==> flow/design.v <==
`timescale 1ns / 1ps
module IR(
	input[15:0] instr, 
	output[7:0] sub_instr,
	output[3:0] DR,
	output[3:0] SA,
	output[3:0] SB
   );
	assign sub_instr = instr[15:8];
	assign DR = instr[11:8];
	assign SA = instr[7:4];
	assign SB = instr[3:0];
endmodule
`timescale 1ns / 1ps
module Mux_8_4(
	input sel,
	input[3:0] D_in0, D_in1,
	output reg[3:0] D_out
	);
	always @ (sel, D_in0, D_in1) begin
		case(sel)
			1'b0:
				D_out <= D_in0;			
			1'b1:
				D_out <= D_in1;			
			default:
				D_out <= D_in0;
		endcase		
	end
endmodule
`timescale 1ns / 1ps
module Mux_32_16(
	input sel,
	input[15:0] D_in0, D_in1,
	output reg[15:0] D_out
	);
	always @ (sel, D_in0, D_in1) begin
		case(sel)
			1'b0:
				D_out <= D_in0;			
			1'b1:
				D_out <= D_in1;			
			default:
				D_out <= D_in0;
		endcase		
	end
endmodule
`timescale 1ns / 1ps
module Mux_48_16(
	input[1:0] sel,
	input[15:0] D_in0, D_in1, D_in2,
	output reg[15:0] D_out
	);
	always @ (sel, D_in0, D_in1, D_in2) begin
		case(sel)
			2'b00:
				D_out <= D_in0;			
			2'b01:
				D_out <= D_in1;			
			2'b10:
				D_out <= D_in2;
			default:
				D_out <= D_in0;
		endcase		
	end
endmodule
`timescale 1ns / 1ps
module ALU(
	input[15:0] A, B,
	input[3:0] sel,
	output reg V, C, N, Z,
	output reg[15:0] res
   );
	always @(*) begin
		C = 0;
		V = 0;
		case(sel)
			4'b0000: begin
				res = A + B;
				if (~(A[15] ^ B[15]) & (res[15] ^ A[15]))
					C = 1;
				else
					C = 0;
			end
			4'b0001: begin
				res = A - B;
				if (~(A[15] ^ B[15]) & (res[15] ^ A[15]))  
					V = 1;  
				else
					V = 0;
			end
			4'b0010:
				res = A & B;
			4'b0011:
				res = A | B;
			4'b0100:
				res = A ^ B;
			4'b0101:
				res = ~A;
			4'b0110:
				res = A << 1;
			4'b0111:
				res = A >> 1;
			default:
				res = A;
		endcase
		if (res == 0)
			Z = 1;
		else
			Z = 0;
		if (res[15] == 1)
			N = 1;
		else
			N = 0;
	end
endmodule
`timescale 1ns / 1ps
module Reg_File( 
    input clk, reset,
    input RW,
    input [3:0] AA, BA, DA,
	 input [15:0] D,
    output [15:0] A,
    output [15:0] B
    );
	integer i;
	reg[15:0] file[15:0];
	always @ (posedge clk) begin
	   if (reset) begin
        for (i = 0; i < 16; i = i + 1)
            file[i] <= 0;
		end
		else begin
			if (RW)
				file[DA] <= D;
			else
				file[DA] <= file[DA];
		end
	end
	assign A = file[AA];
	assign B = file[BA];
endmodule
`timescale 1ns / 1ps
module PC(
	input clk, reset,
	input[1:0] PS,
	input[15:0] bus_A,
	input[5:0] extend,
	output reg[5:0] out
	);
	always @ (posedge clk) begin
		if (reset)
			out = 6'b0;
		else begin
			case(PS)
				2'b00:
					out = out;
				2'b01:
					out = out + 1'b1;
				2'b10:
					out = out + extend;
				2'b11:
					out = bus_A[5:0];
				default:
					out = out;
			endcase
		end
	end
endmodule
`timescale 1ns / 1ps
module Control_Logic(
	input state,
	input[7:0] instr,
	input V, C, N, Z,  
	output reg NS, MW, RW, MD, ROM_enable, ASEL, enable_ram_read,
	output reg[1:0] PS, MB,
	output [3:0] FS
   );
	assign FS = instr[7:4];
	always @ (*) begin
		case (instr[7:4])
			4'b0000: begin
				NS <= 0;
				MW <= 0;
				RW <= 1;
				MD <= 0;
				PS <= 2'b01;
				MB <= 2'b00;
				ROM_enable <= 1;
				ASEL <= 0;
				enable_ram_read <= 0;
			end
			4'b0001: begin
				NS <= 0;
				MW <= 0;
				RW <= 1;
				MD <= 0;
				PS <= 2'b01;
				MB <= 2'b00;
				ROM_enable <= 1;
				ASEL <= 0;
				enable_ram_read <= 0;
			end
			4'b0010: begin
				NS <= 0;
				MW <= 0;
				RW <= 1;
				MD <= 0;
				PS <= 2'b01;
				MB <= 2'b00;
				ROM_enable <= 1;
				ASEL <= 0;
				enable_ram_read <= 0;
			end
			4'b0011: begin
				NS <= 0;
				MW <= 0;
				RW <= 1;
				MD <= 0;
				PS <= 2'b01;
				MB <= 2'b00;
				ROM_enable <= 1;
				ASEL <= 0;
				enable_ram_read <= 0;
			end
			4'b0100: begin
				NS <= 0;
				MW <= 0;
				RW <= 1;
				MD <= 0;
				PS <= 2'b01;
				MB <= 2'b00;
				ROM_enable <= 1;
				ASEL <= 0;
				enable_ram_read <= 0;
			end
			4'b0101: begin
				NS <= 0;
				MW <= 0;
				RW <= 1;
				MD <= 0;
				PS <= 2'b01;
				MB <= 2'b00;
				ROM_enable <= 1;
				ASEL <= 0;
				enable_ram_read <= 0;
			end
			4'b0110: begin
				NS <= 0;
				MW <= 0;
				RW <= 1;
				MD <= 0;
				PS <= 2'b01;
				MB <= 2'b00;
				ROM_enable <= 1;
				ASEL <= 0;
				enable_ram_read <= 0;
			end
			4'b0111: begin
				NS <= 0;
				MW <= 0;
				RW <= 1;
				MD <= 0;
				PS <= 2'b01;
				MB <= 2'b00;
				ROM_enable <= 1;
				ASEL <= 0;
				enable_ram_read <= 0;
			end
			4'b1000: begin
				NS <= 0;
				MW <= 0;
				RW <= 1;
				MD <= 0;
				PS <= 2'b01;
				MB <= 2'b01;
				ROM_enable <= 1;
				ASEL <= 0;
				enable_ram_read <= 0;
			end
			4'b1001: begin
				NS <= 0;
				MW <= 0;
				RW <= 1;
				MD <= 1;
				PS <= 2'b01;
				MB <= 2'b00;
				ROM_enable <= 1;
				ASEL <= 0;
				enable_ram_read <= 0;
			end
			4'b1010: begin
				NS <= 0;
				MW <= 1;
				RW <= 0;
				MD <= 1'b0;
				PS <= 2'b01;
				MB <= 2'b00;
				ROM_enable <= 1;
				ASEL <= 0;
				enable_ram_read <= 0;
			end
			4'b1011: begin
				if (state == 0) begin
					NS <= 1;
					MW <= 0;
					RW <= 0;
					MD <= 1'b0;
					if (Z)
						PS <= 2'b10;
					else
						PS <= 2'b00;
					MB <= 2'b00;
					ROM_enable <= 0;
					ASEL <= 1;
					enable_ram_read <= 0;
				end
				else begin
					NS <= 0;
					MW <= 0;
					RW <= 0;
					MD <= 1'b0;
					PS <= 2'b01;
					MB <= 2'b00;
					ROM_enable <= 1;
					ASEL <= 0;
					enable_ram_read <= 0;
				end
			end
			4'b1100: begin
				if (state == 0) begin
					NS <= 1;
					MW <= 0;
					RW <= 0;
					MD <= 1'b0;
					if (Z)
						PS <= 2'b00;
					else
						PS <= 2'b10;
					MB <= 2'b00;
					ROM_enable <= 0;
					ASEL <= 1;
					enable_ram_read <= 0;
				end
				else begin
					NS <= 0;
					MW <= 0;
					RW <= 0;
					MD <= 1'b0;
					PS <= 2'b01;
					MB <= 2'b00;
					ROM_enable <= 1;
					ASEL <= 0;
					enable_ram_read <= 0;
				end
			end
			4'b1101: begin
				if (state == 0) begin
					NS <= 1;
					MW <= 0;
					RW <= 1;
					MD <= 1'b0;
					PS <= 2'b10;
					MB <= 2'b10;
					ROM_enable <= 0;
					ASEL <= 0;
					enable_ram_read <= 0;
				end
				else begin
					NS <= 0;
					MW <= 0;
					RW <= 0;
					MD <= 1'b0;
					PS <= 2'b01;
					MB <= 2'b00;
					ROM_enable <= 1;
					ASEL <= 0;
					enable_ram_read <= 0;
				end
			end
			4'b1110: begin
				if (state == 0) begin
					NS <= 1;
					MW <= 0;
					RW <= 0;
					MD <= 1'b0;
					PS <= 2'b10;
					MB <= 2'b00;
					ROM_enable <= 0;
					ASEL <= 0;
					enable_ram_read <= 0;
				end
				else begin
					NS <= 0;
					MW <= 0;
					RW <= 0;
					MD <= 1'b0;
					PS <= 2'b01;
					MB <= 2'b00;
					ROM_enable <= 1;
					ASEL <= 0;
					enable_ram_read <= 0;
				end
			end
			4'b1111: begin  
				if (instr[3:0] == 0) begin
					if (state == 0) begin
						NS <= 1;
						MW <= 0;
						RW <= 0;
						MD <= 1'b0;
						PS <= 2'b11;
						MB <= 2'b00;
						ROM_enable <= 0;
						ASEL <= 0;
						enable_ram_read <= 0;
					end
					else begin
						NS <= 0;
						MW <= 0;
						RW <= 0;
						MD <= 1'b0;
						PS <= 2'b01;
						MB <= 2'b00;
						ROM_enable <= 1;
						ASEL <= 0;
						enable_ram_read <= 0;
					end
				end
				else begin
					NS <= 0;
					MW <= 0;
					RW <= 0;
					MD <= 1'b0;
					PS <= 2'b00;
					MB <= 2'b00;
					ROM_enable <= 0;
					ASEL <= 0;
					enable_ram_read <= 1;
				end
			end
			default: begin
				NS <= 0;
				MW <= 0;
				RW <= 0;
				MD <= 0;
				PS <= 2'b00;
				MB <= 2'b00;
				ROM_enable <= 0;
				ASEL <= 0;
				enable_ram_read <= 0;
			end
		endcase
	end
endmodule
`timescale 1ns / 1ps
module Controller(
	input clk, V, C, N , Z, reset,
	input[15:0] bus_A, ROM_data,
	output MD, RW, MW, ROM_enable, ASEL, enable_ram_read,
	output[1:0] MB,
	output[3:0] FS, DR, SA, SB,
	output[5:0] PC,
	output[15:0] imdt
   );
	wire[1:0] PS_wire;
	wire[7:0] sub_instr_wire;
	wire[3:0] SA_wire, SB_wire;
	wire[5:0] SA_SB_wire;
	wire state_reg_wire_in;
	wire state_reg_wire_out;
	assign SA_SB_wire[3:0] = SB_wire;
	assign SA_SB_wire[5:4] = SA_wire[1:0];
	assign imdt[15:8] = 8'b0;
	assign imdt[7:4] = SA_wire;
	assign imdt[3:0] = SB_wire;
	assign SA = SA_wire;
	assign SB = SB_wire;
	PC PC0(.clk (clk), .reset (reset), .PS (PS_wire), .bus_A (bus_A), .extend (SA_SB_wire), .out (PC));
	IR IR0(.instr (ROM_data), .sub_instr (sub_instr_wire), .DR (DR), .SA (SA_wire), .SB (SB_wire));
	Control_Logic Control_Logic0(.state (state_reg_wire_out), .instr (sub_instr_wire), .V (V), .C (C),
	.N (N), .Z (Z), .NS (state_reg_wire_in), .MW (MW), .RW (RW), .MD (MD), .PS (PS_wire), .MB (MB),
	.FS (FS), .ROM_enable (ROM_enable), .ASEL (ASEL), .enable_ram_read (enable_ram_read));
	reg state_reg;
	assign state_reg_wire_out = state_reg;
	always @ (posedge clk) begin
		if (reset)
			state_reg <= 1'b0;
		else
			state_reg <= state_reg_wire_in;
	end
endmodule
`timescale 1ns / 1ps
module Datapath(
	input clk, MD, RW, reset, ASEL,
	input[1:0] MB,
	input[3:0] FS, SA, DR, BA,
	input[5:0] PC,
	input[15:0] imdt, RAM_data_out,
	output V, C, N, Z,
	output[15:0] A_out, B_out
	);
	wire[3:0] AA_wire;
	wire[15:0] bus_A, bus_B, F_out, Mux_D_Mux_B_wire, File_D_in_wire, PC_zeroed;
	assign A_out = bus_A;
	assign B_out = bus_B;
	assign PC_zeroed[15:6] = 10'b0;
	assign PC_zeroed[5:0] = PC;
	ALU ALU0 (.A (bus_A), .B (bus_B), .sel (FS), .V (V), .C (C), .N (N), .Z (Z), .res (F_out));
	Reg_File Reg_File0 (.clk (clk), .reset (reset), .RW (RW), .AA (AA_wire), .BA (BA), .DA (DR), .D (File_D_in_wire), .A (bus_A), .B (bus_B));
	Mux_8_4 Mux_A (.sel (ASEL), .D_in0 (SA), .D_in1 (DR), .D_out (AA_wire));
	Mux_32_16 Mux_D (.sel (MD), .D_in0 (F_out), .D_in1 (RAM_data_out), .D_out (Mux_D_Mux_B_wire));
	Mux_48_16 Mux_B (.sel (MB), .D_in0 (Mux_D_Mux_B_wire), .D_in1 (imdt), .D_in2 (PC_zeroed), .D_out (File_D_in_wire));
endmodule
`timescale 1ns / 1ps
module CPU_16_Bit_RISC(
    input clk, reset,  
	 input[15:0] data_from_rom,  
	 output enable_to_rom, write_enable_to_ram, read_enable_to_ram, enable_ram_read, 
	 output[5:0] address_to_rom, address_to_ram,
	 output[15:0] data_ram_out,
	 input[15:0] data_ram_in,
	 input btn_press	
	 );
	wire V, C, N, Z , MD, RW, MW, ASEL;
	wire[1:0] MB;
	wire[3:0] FS, DR, SA, SB;
	wire[5:0] PC_out;
	wire[15:0] bus_A, ROM_data, imdt;
	Controller Controller0(.clk (clk), .V (V), .C (C), .N (N), .Z (Z), .bus_A (bus_A), 
	.ROM_data (data_from_rom), .MD (MD), .RW (RW), .MW (MW), .MB (MB), .FS (FS), .DR (DR), .SA (SA),
	.SB (SB), .reset (reset), .PC (PC_out), .imdt (imdt), .ROM_enable (enable_to_rom), .ASEL (ASEL), .enable_ram_read(enable_ram_read));
	Datapath Datapath0 (.clk (clk), .reset (reset), .MD (MD), .MB (MB), .RW (RW), .FS (FS), .SA (SA), .DR (DR), .BA (SB), 
	.PC (PC_out), .imdt (imdt), .RAM_data_out (data_ram_in), .V (V), .C (C), .N (N), .Z (Z),
	.A_out (bus_A), .B_out (data_ram_out), .ASEL (ASEL));
	assign write_enable_to_ram = MW;
	assign read_enable_to_ram = ~MW;
	assign address_to_rom = PC_out;
	assign address_to_ram = bus_A[5:0];
endmodule
---- Step by step through the tools: CPU_16_Bit_RISC ----
What the tools print for CPU_16_Bit_RISC, step after step.
Line numbers count from 1 in the design file above.
Operators carry their Yosys type and port widths (W data, S select, Z words).
Library cell names are shortened.
A cell with -- has no value.
set-up
  design top .............................. CPU_16_Bit_RISC
  clock input ............................. clk
  standard-cell library ................... sky130hd
  corner .................................. tt_025C_1v80

---- After elaboration ----
Yosys after proc, flatten, opt, wreduce and memory -nomap, before mapping. Memory bits, and registers merged into a memory's read port (data or address), are not among the register bits. Print and check cells are not counted. Equal cells are merged and count once.
Yosys's memory passes give these memory sizes; they may raise the number of words (mostly to a power of two), join words into wider ones and drop unused or constant bits.
bit counts
  RAM bits ................................ 256
  output and inout bits ................... 32
  input port bits ......................... 35
  register bits after elaboration ......... 7
  memories ................................ 1
cells by class
  add/subtract/negate cells ............... 4
  eq/ne operators ......................... 21
  reduce/logical cells .................... 16
  multiplexer cells ....................... 38
  bitwise operators ....................... 8
memories
  memory                    depth  width  RTL line  RTL
  Datapath0.Reg_File0.file  16     16     127       reg[15:0] file[15:0];
operator list
  cell                   count
  $pmux W16 S8           1
  $mux W16               5
  $pmux W16 S2           2
  $reduce_or A15 Y1      3
  $eq A4 B4 Y1 const B   8
  $reduce_or A14 Y1      2
  $pmux W6 S3            1
  $add A16 B16 Y16       1
  $sub A16 B16 Y16       1
  $and A16 B16 Y16       1
  $or A16 B16 Y16        1
  $xor A16 B16 Y16       1
  $not A16 Y16           1
  $logic_not A16 Y1      1
  $eq A4 B3 Y1 const B   4
  $mux W2                8
  $reduce_or A11 Y1      1
  $mux W1                11
  $reduce_or A10 Y1      1
  $pmux W2 S5            1
  $pmux W1 S3            3
  $eq A4 B2 Y1 const B   2
  $logic_not A4 Y1       2
  $pmux W4 S2            1
  $pmux W1 S2            4
  $eq A2 B2 Y1 const B   3
  $add A6 B1 Y6 const B  1
  $add A6 B6 Y6          1
Not listed: further kinds 11, cells in them 15.

---- Logic depth ----
Longest topological path by Yosys (ltp), each cell counted once; first at word level (registers and memories cut), then after technology mapping (sequential cells cut; the memories' decode and read muxes count).
depth
  depth in word-level cells ............... 9
  ABC_AREA ................................ 0
  mapped depth ............................ 38
  mapped depth without buffers ............ 34

---- Synthesis result ----
The flow's flattened synthesis, as Yosys stat reports it; memories are mapped. The netlist is that of the ABC_AREA named above (0 if unset); the other value can give another one.
The area totals of this step are shown rounded.
mapped netlist
  buffer cells ............................ 131
  flip-flop cells ......................... 263
  cells in the netlist .................... 1642
  mapped area ............................. 18000 um^2
  sequential area ......................... 7800 um^2
cell types
  cell type  count  area in all (um^2)
  edfxtp_1   256    7.69E+03
  mux4_2     76     1.71E+03
  nor2_1     311    1167.37
  mux2i_1    71     710.682
  ha_1       54     675.648
  nand2_1    117    439.171
  clkbuf_1   80     300.288
  a21oi_1    44     220.211
  xnor2_1    25     218.96
  a22oi_1    29     217.709
  o211ai_1   29     217.709
  nand2b_1   33     206.448
  a211o_1    22     192.685
  o31ai_1    25     187.68
  inv_1      49     183.926
  o21ai_0    36     180.173
  o22ai_1    26     162.656
  mux2_2     13     146.39
Other cell types: 82; their cells: 346.
The figures by module come from a second, unflattened synthesis with its own total; it is not the netlist above.
unflattened totals
  cell total of the unflattened synthesis .. 1552
  area total of the unflattened synthesis .. 18000 um^2
Rows give one instance, submodules left out.
modules
  module           instances  area (um^2)  cells
  Reg_File         1          13000        859
  ALU              1          3200         464
  PC               1          590          71
  Mux_48_16        1          420          59
  Mux_32_16        1          250          18
  Control_Logic    1          240          36
  Controller       1          160          19
  IR               1          150          20
  Mux_8_4          1          45           4
  CPU_16_Bit_RISC  1          3.8          1
  Datapath         1          3.8          1

---- Worst setup path after synthesis ----
Source: OpenSTA report_checks on the synthesized netlist (no wires, ideal clock, input and output delay 20% of the period each), path of least setup slack; recovery checks are left aside. Register names are those of the netlist, which keeps one name where synthesis merged equal registers.
timing after synthesis
  path type ............................... input to register
  start point ............................. input data_from_rom[0]
  end point ............................... register Controller0.PC0.out[5]
  arrival time ............................ 9.390 ns
  launch time at the first pin ............ 2.000 ns
  path delay .............................. 7.507 ns
  setup time .............................. 0.117 ns
  clock period ............................ 10.0 ns
  stages on the path ...................... 33
  slack ................................... 0.493 ns
  buffers on the path ..................... 3
  synthesis period reached ................ 9.507 ns
"path delay" = arrival - input delay + setup time.
"stages on the path": output pins that drive a net of the path, with the launching flip-flop's if there is one; two outputs of one cell count as two.
"synthesis period reached" = period - worst setup slack (recovery checks aside). The figure is calculated, with input and output delays left at 20% of the set period.
The rows between start and end are the longest chain of elaborated cells between them; the timing report does not say that the signal goes this way. Where chains are equally long, one stands for them.
A line is the first line of the expression or statement that the cell stems from. Yosys adds cells for indexed reads and writes and turns some case tables into memories.
The chain passes a memory read, where the word-level depth is cut; so it can be longer than that depth.
A register here has more assigning lines than the two given.
on the way, after synthesis
  cell sequence ........................... buf_1 buf_2 clkbuf_1 mux4_2 mux4_2 inv_1 nand3_1 o21ai_0 xnor2_1 ha_1 a21oi_1 o21ai_0 or2_2 o2111ai_1 a21oi_1 o21ai_0 a32oi_1 a2111oi_2 nand4b_1 or4_1 a22o_1 and3_1 ha_1 a21o_1 a21oi_1 o21bai_1 a21oi_1 xnor2_1 and3_1 nand2_1 nor4_1 nor2_1 a32o_1
  length of the longest elaborated chain .. 10
  elaborated cells on any way between the ends .. 20
ends and longest elaborated chain, after synthesis
  item               RTL line  RTL
  from (decl)        518       input[15:0] data_from_rom,
  $mem_v2 Z16 W16    127       reg[15:0] file[15:0];
  $sub A16 B16 Y16   86        res = A - B;
  $pmux W16 S8       77        case(sel)
  $logic_not A16 Y1  107       if (res == 0)
  $mux W1            107
  $mux W2            336       if (Z)
  $mux W2            331       if (state == 0) begin
  $pmux W2 S5        181       case (instr[7:4])
  $eq A2 B2 Y1       155       case(PS)
  $pmux W6 S3        155
  to (assign)        157       out = out;
  to (assign)        159       out = out + 1'b1;
  to (decl)          149       output reg[5:0] out

---- Timing after layout ----
From the final timing report of entry B: the path of least setup slack in the routed layout; clock arrival at registers is part of the times.
timing post-layout
  path type ............................... input to register
  start point ............................. input data_from_rom[15]
  end point ............................... register Controller0.PC0.out[5]
  slack ................................... 0.35 ns
  arrival time ............................ 10.13 ns
  launch time at the first pin ............ 2.00 ns
  buffers on the path ..................... 7
  stages on the path ...................... 38
  setup time .............................. 0.10 ns
  clock period ............................ 10.0 ns
The rows between start and end are the longest chain of elaborated cells between them; the timing report does not say that the signal goes this way. Where chains are equally long, one stands for them.
The chain passes a memory read, where the word-level depth is cut; so it can be longer than that depth.
A register here has more assigning lines than the two given.
on the way, post-layout
  cell sequence ........................... clkdlybuf4s50_1 nor2b_2 buf_4 buf_4 a32o_1 nor3_4 buf_4 buf_4 nand2_1 buf_4 o22ai_1 nor2_1 nand2_1 ha_1 nand2_1 o21ai_0 or2_2 o2111ai_1 (+2 left out) a32oi_1 a2111oi_2 nand4b_1 buf_4 o31ai_1 a22oi_1 or3_1 ha_1 a21o_1 a21oi_1 o21bai_1 a21oi_1 xnor2_1 and3_1 nand2_1 nor4_1 nor2_1 a32o_1
  length of the longest elaborated chain .. 15
  elaborated cells on any way between the ends .. 43
ends and longest elaborated chain, post-layout
  item               RTL line  RTL
  from (decl)        518       input[15:0] data_from_rom,
  $eq A4 B4 Y1       181       case (instr[7:4])
  $reduce_or A14 Y1  --
  $pmux W1 S2        181
  $not A1 Y1         21        case(sel)
  $pmux W4 S2        21
  $mem_v2 Z16 W16    127       reg[15:0] file[15:0];
  $sub A16 B16 Y16   86        res = A - B;
  $pmux W16 S8       77        case(sel)
  $logic_not A16 Y1  107       if (res == 0)
  $mux W1            107
  $mux W2            336       if (Z)
  $mux W2            331       if (state == 0) begin
  $pmux W2 S5        181
  $eq A2 B2 Y1       155       case(PS)
  $pmux W6 S3        155
  to (assign)        157       out = out;
  to (assign)        159       out = out + 1'b1;
  to (decl)          149       output reg[5:0] out

Top module CPU_16_Bit_RISC; platform sky130hd; tools Yosys and OpenROAD; 2 stored runs in no particular order. Input and output delays are each 20% of the period that was set; the output load is 0.01 pF.
By "reached clock period" is meant the clock period of the run minus its worst setup slack. This is arithmetic on one report: input and output delays are still those of the set period (20% each).
"allowed time less slack (worst setup path)": the worst setup path's part of the clock period (all of it between registers, 20% less for each end at a port) less its slack. A launch clock that arrives late makes it longer, a capture clock that arrives late makes it shorter.
"total power after layout" rests on the timing tool's default activity at the inputs, not on a simulated workload.
Measured values are rounded.

======== entry A ========
==> flow/run.sh <==
#!/bin/bash
# the make line also repeats the synthesis and layout settings of config.mk as NAME=value (left out here)
make -C /OpenROAD-flow-scripts/flow DESIGN_CONFIG=/design/flow/config.mk WORK_HOME=/design/flow/orfs CLKGATE_MAP_FILE= finish
==> flow/config.mk <==
export PLATFORM = sky130hd
export DESIGN_NAME = CPU_16_Bit_RISC
export DESIGN_NICKNAME = CPU_16_Bit_RISC
export VERILOG_FILES = /design/flow/design.v
export SDC_FILE = /design/flow/constraint.sdc
export NUM_CORES = 4
export LEC_CHECK = 0
export CAP_MARGIN = 40
export CELL_PAD_IN_SITES_GLOBAL_PLACEMENT = 2
export CORE_ASPECT_RATIO = 1.11
export CORE_MARGIN = 2
export CORE_UTILIZATION = 53
export CTS_CLUSTER_SIZE = 32
export GPL_TIMING_DRIVEN = 0
export MIN_ROUTING_LAYER = met2
export PLACE_DENSITY = 0.39
export SLEW_MARGIN = 0
export TNS_END_PERCENT = 95
==> flow/constraint.sdc <==
create_clock -name core_clock -period 8.63 [get_ports {clk}]
set_input_delay 1.7260 -clock core_clock [delete_from_list [all_inputs] [get_ports {clk}]]
set_output_delay 1.7260 -clock core_clock [all_outputs]
set_load 0.01 [all_outputs]

-------- entry A --------
  stopped before the end: routing reported GRT-0116

======== entry B ========
==> flow/run.sh <==
#!/bin/bash
# the make line also repeats the synthesis and layout settings of config.mk as NAME=value (left out here)
make -C /OpenROAD-flow-scripts/flow DESIGN_CONFIG=/design/flow/config.mk WORK_HOME=/design/flow/orfs CLKGATE_MAP_FILE= finish
==> flow/config.mk <==
export PLATFORM = sky130hd
export DESIGN_NAME = CPU_16_Bit_RISC
export DESIGN_NICKNAME = CPU_16_Bit_RISC
export VERILOG_FILES = /design/flow/design.v
export SDC_FILE = /design/flow/constraint.sdc
export NUM_CORES = 4
export LEC_CHECK = 0
export CAP_MARGIN = 20
export CORE_MARGIN = 2
export CORE_UTILIZATION = 40
export SLEW_MARGIN = 20
==> flow/constraint.sdc <==
create_clock -name core_clock -period 10.0 [get_ports {clk}]
set_input_delay 2.0000 -clock core_clock [delete_from_list [all_inputs] [get_ports {clk}]]
set_output_delay 2.0000 -clock core_clock [all_outputs]
set_load 0.01 [all_outputs]

-------- measured, entry B --------
  standard-cell area after routing ........ 22000 um^2
  post-synthesis cell area ................ 18000 um^2
  total negative setup slack .............. 0.000 ns
  total power after layout ................ 3.4 mW
  worst hold slack after layout ........... 0.57 ns
  overall die area ........................ 46000 um^2
  setup slack of the worst path ........... 0.35 ns
  final design utilization ................ 49%
  allowed time less slack (worst setup path) .. 7.65 ns
  worst path kind ......................... input to register
  reached clock period .................... 9.651 ns
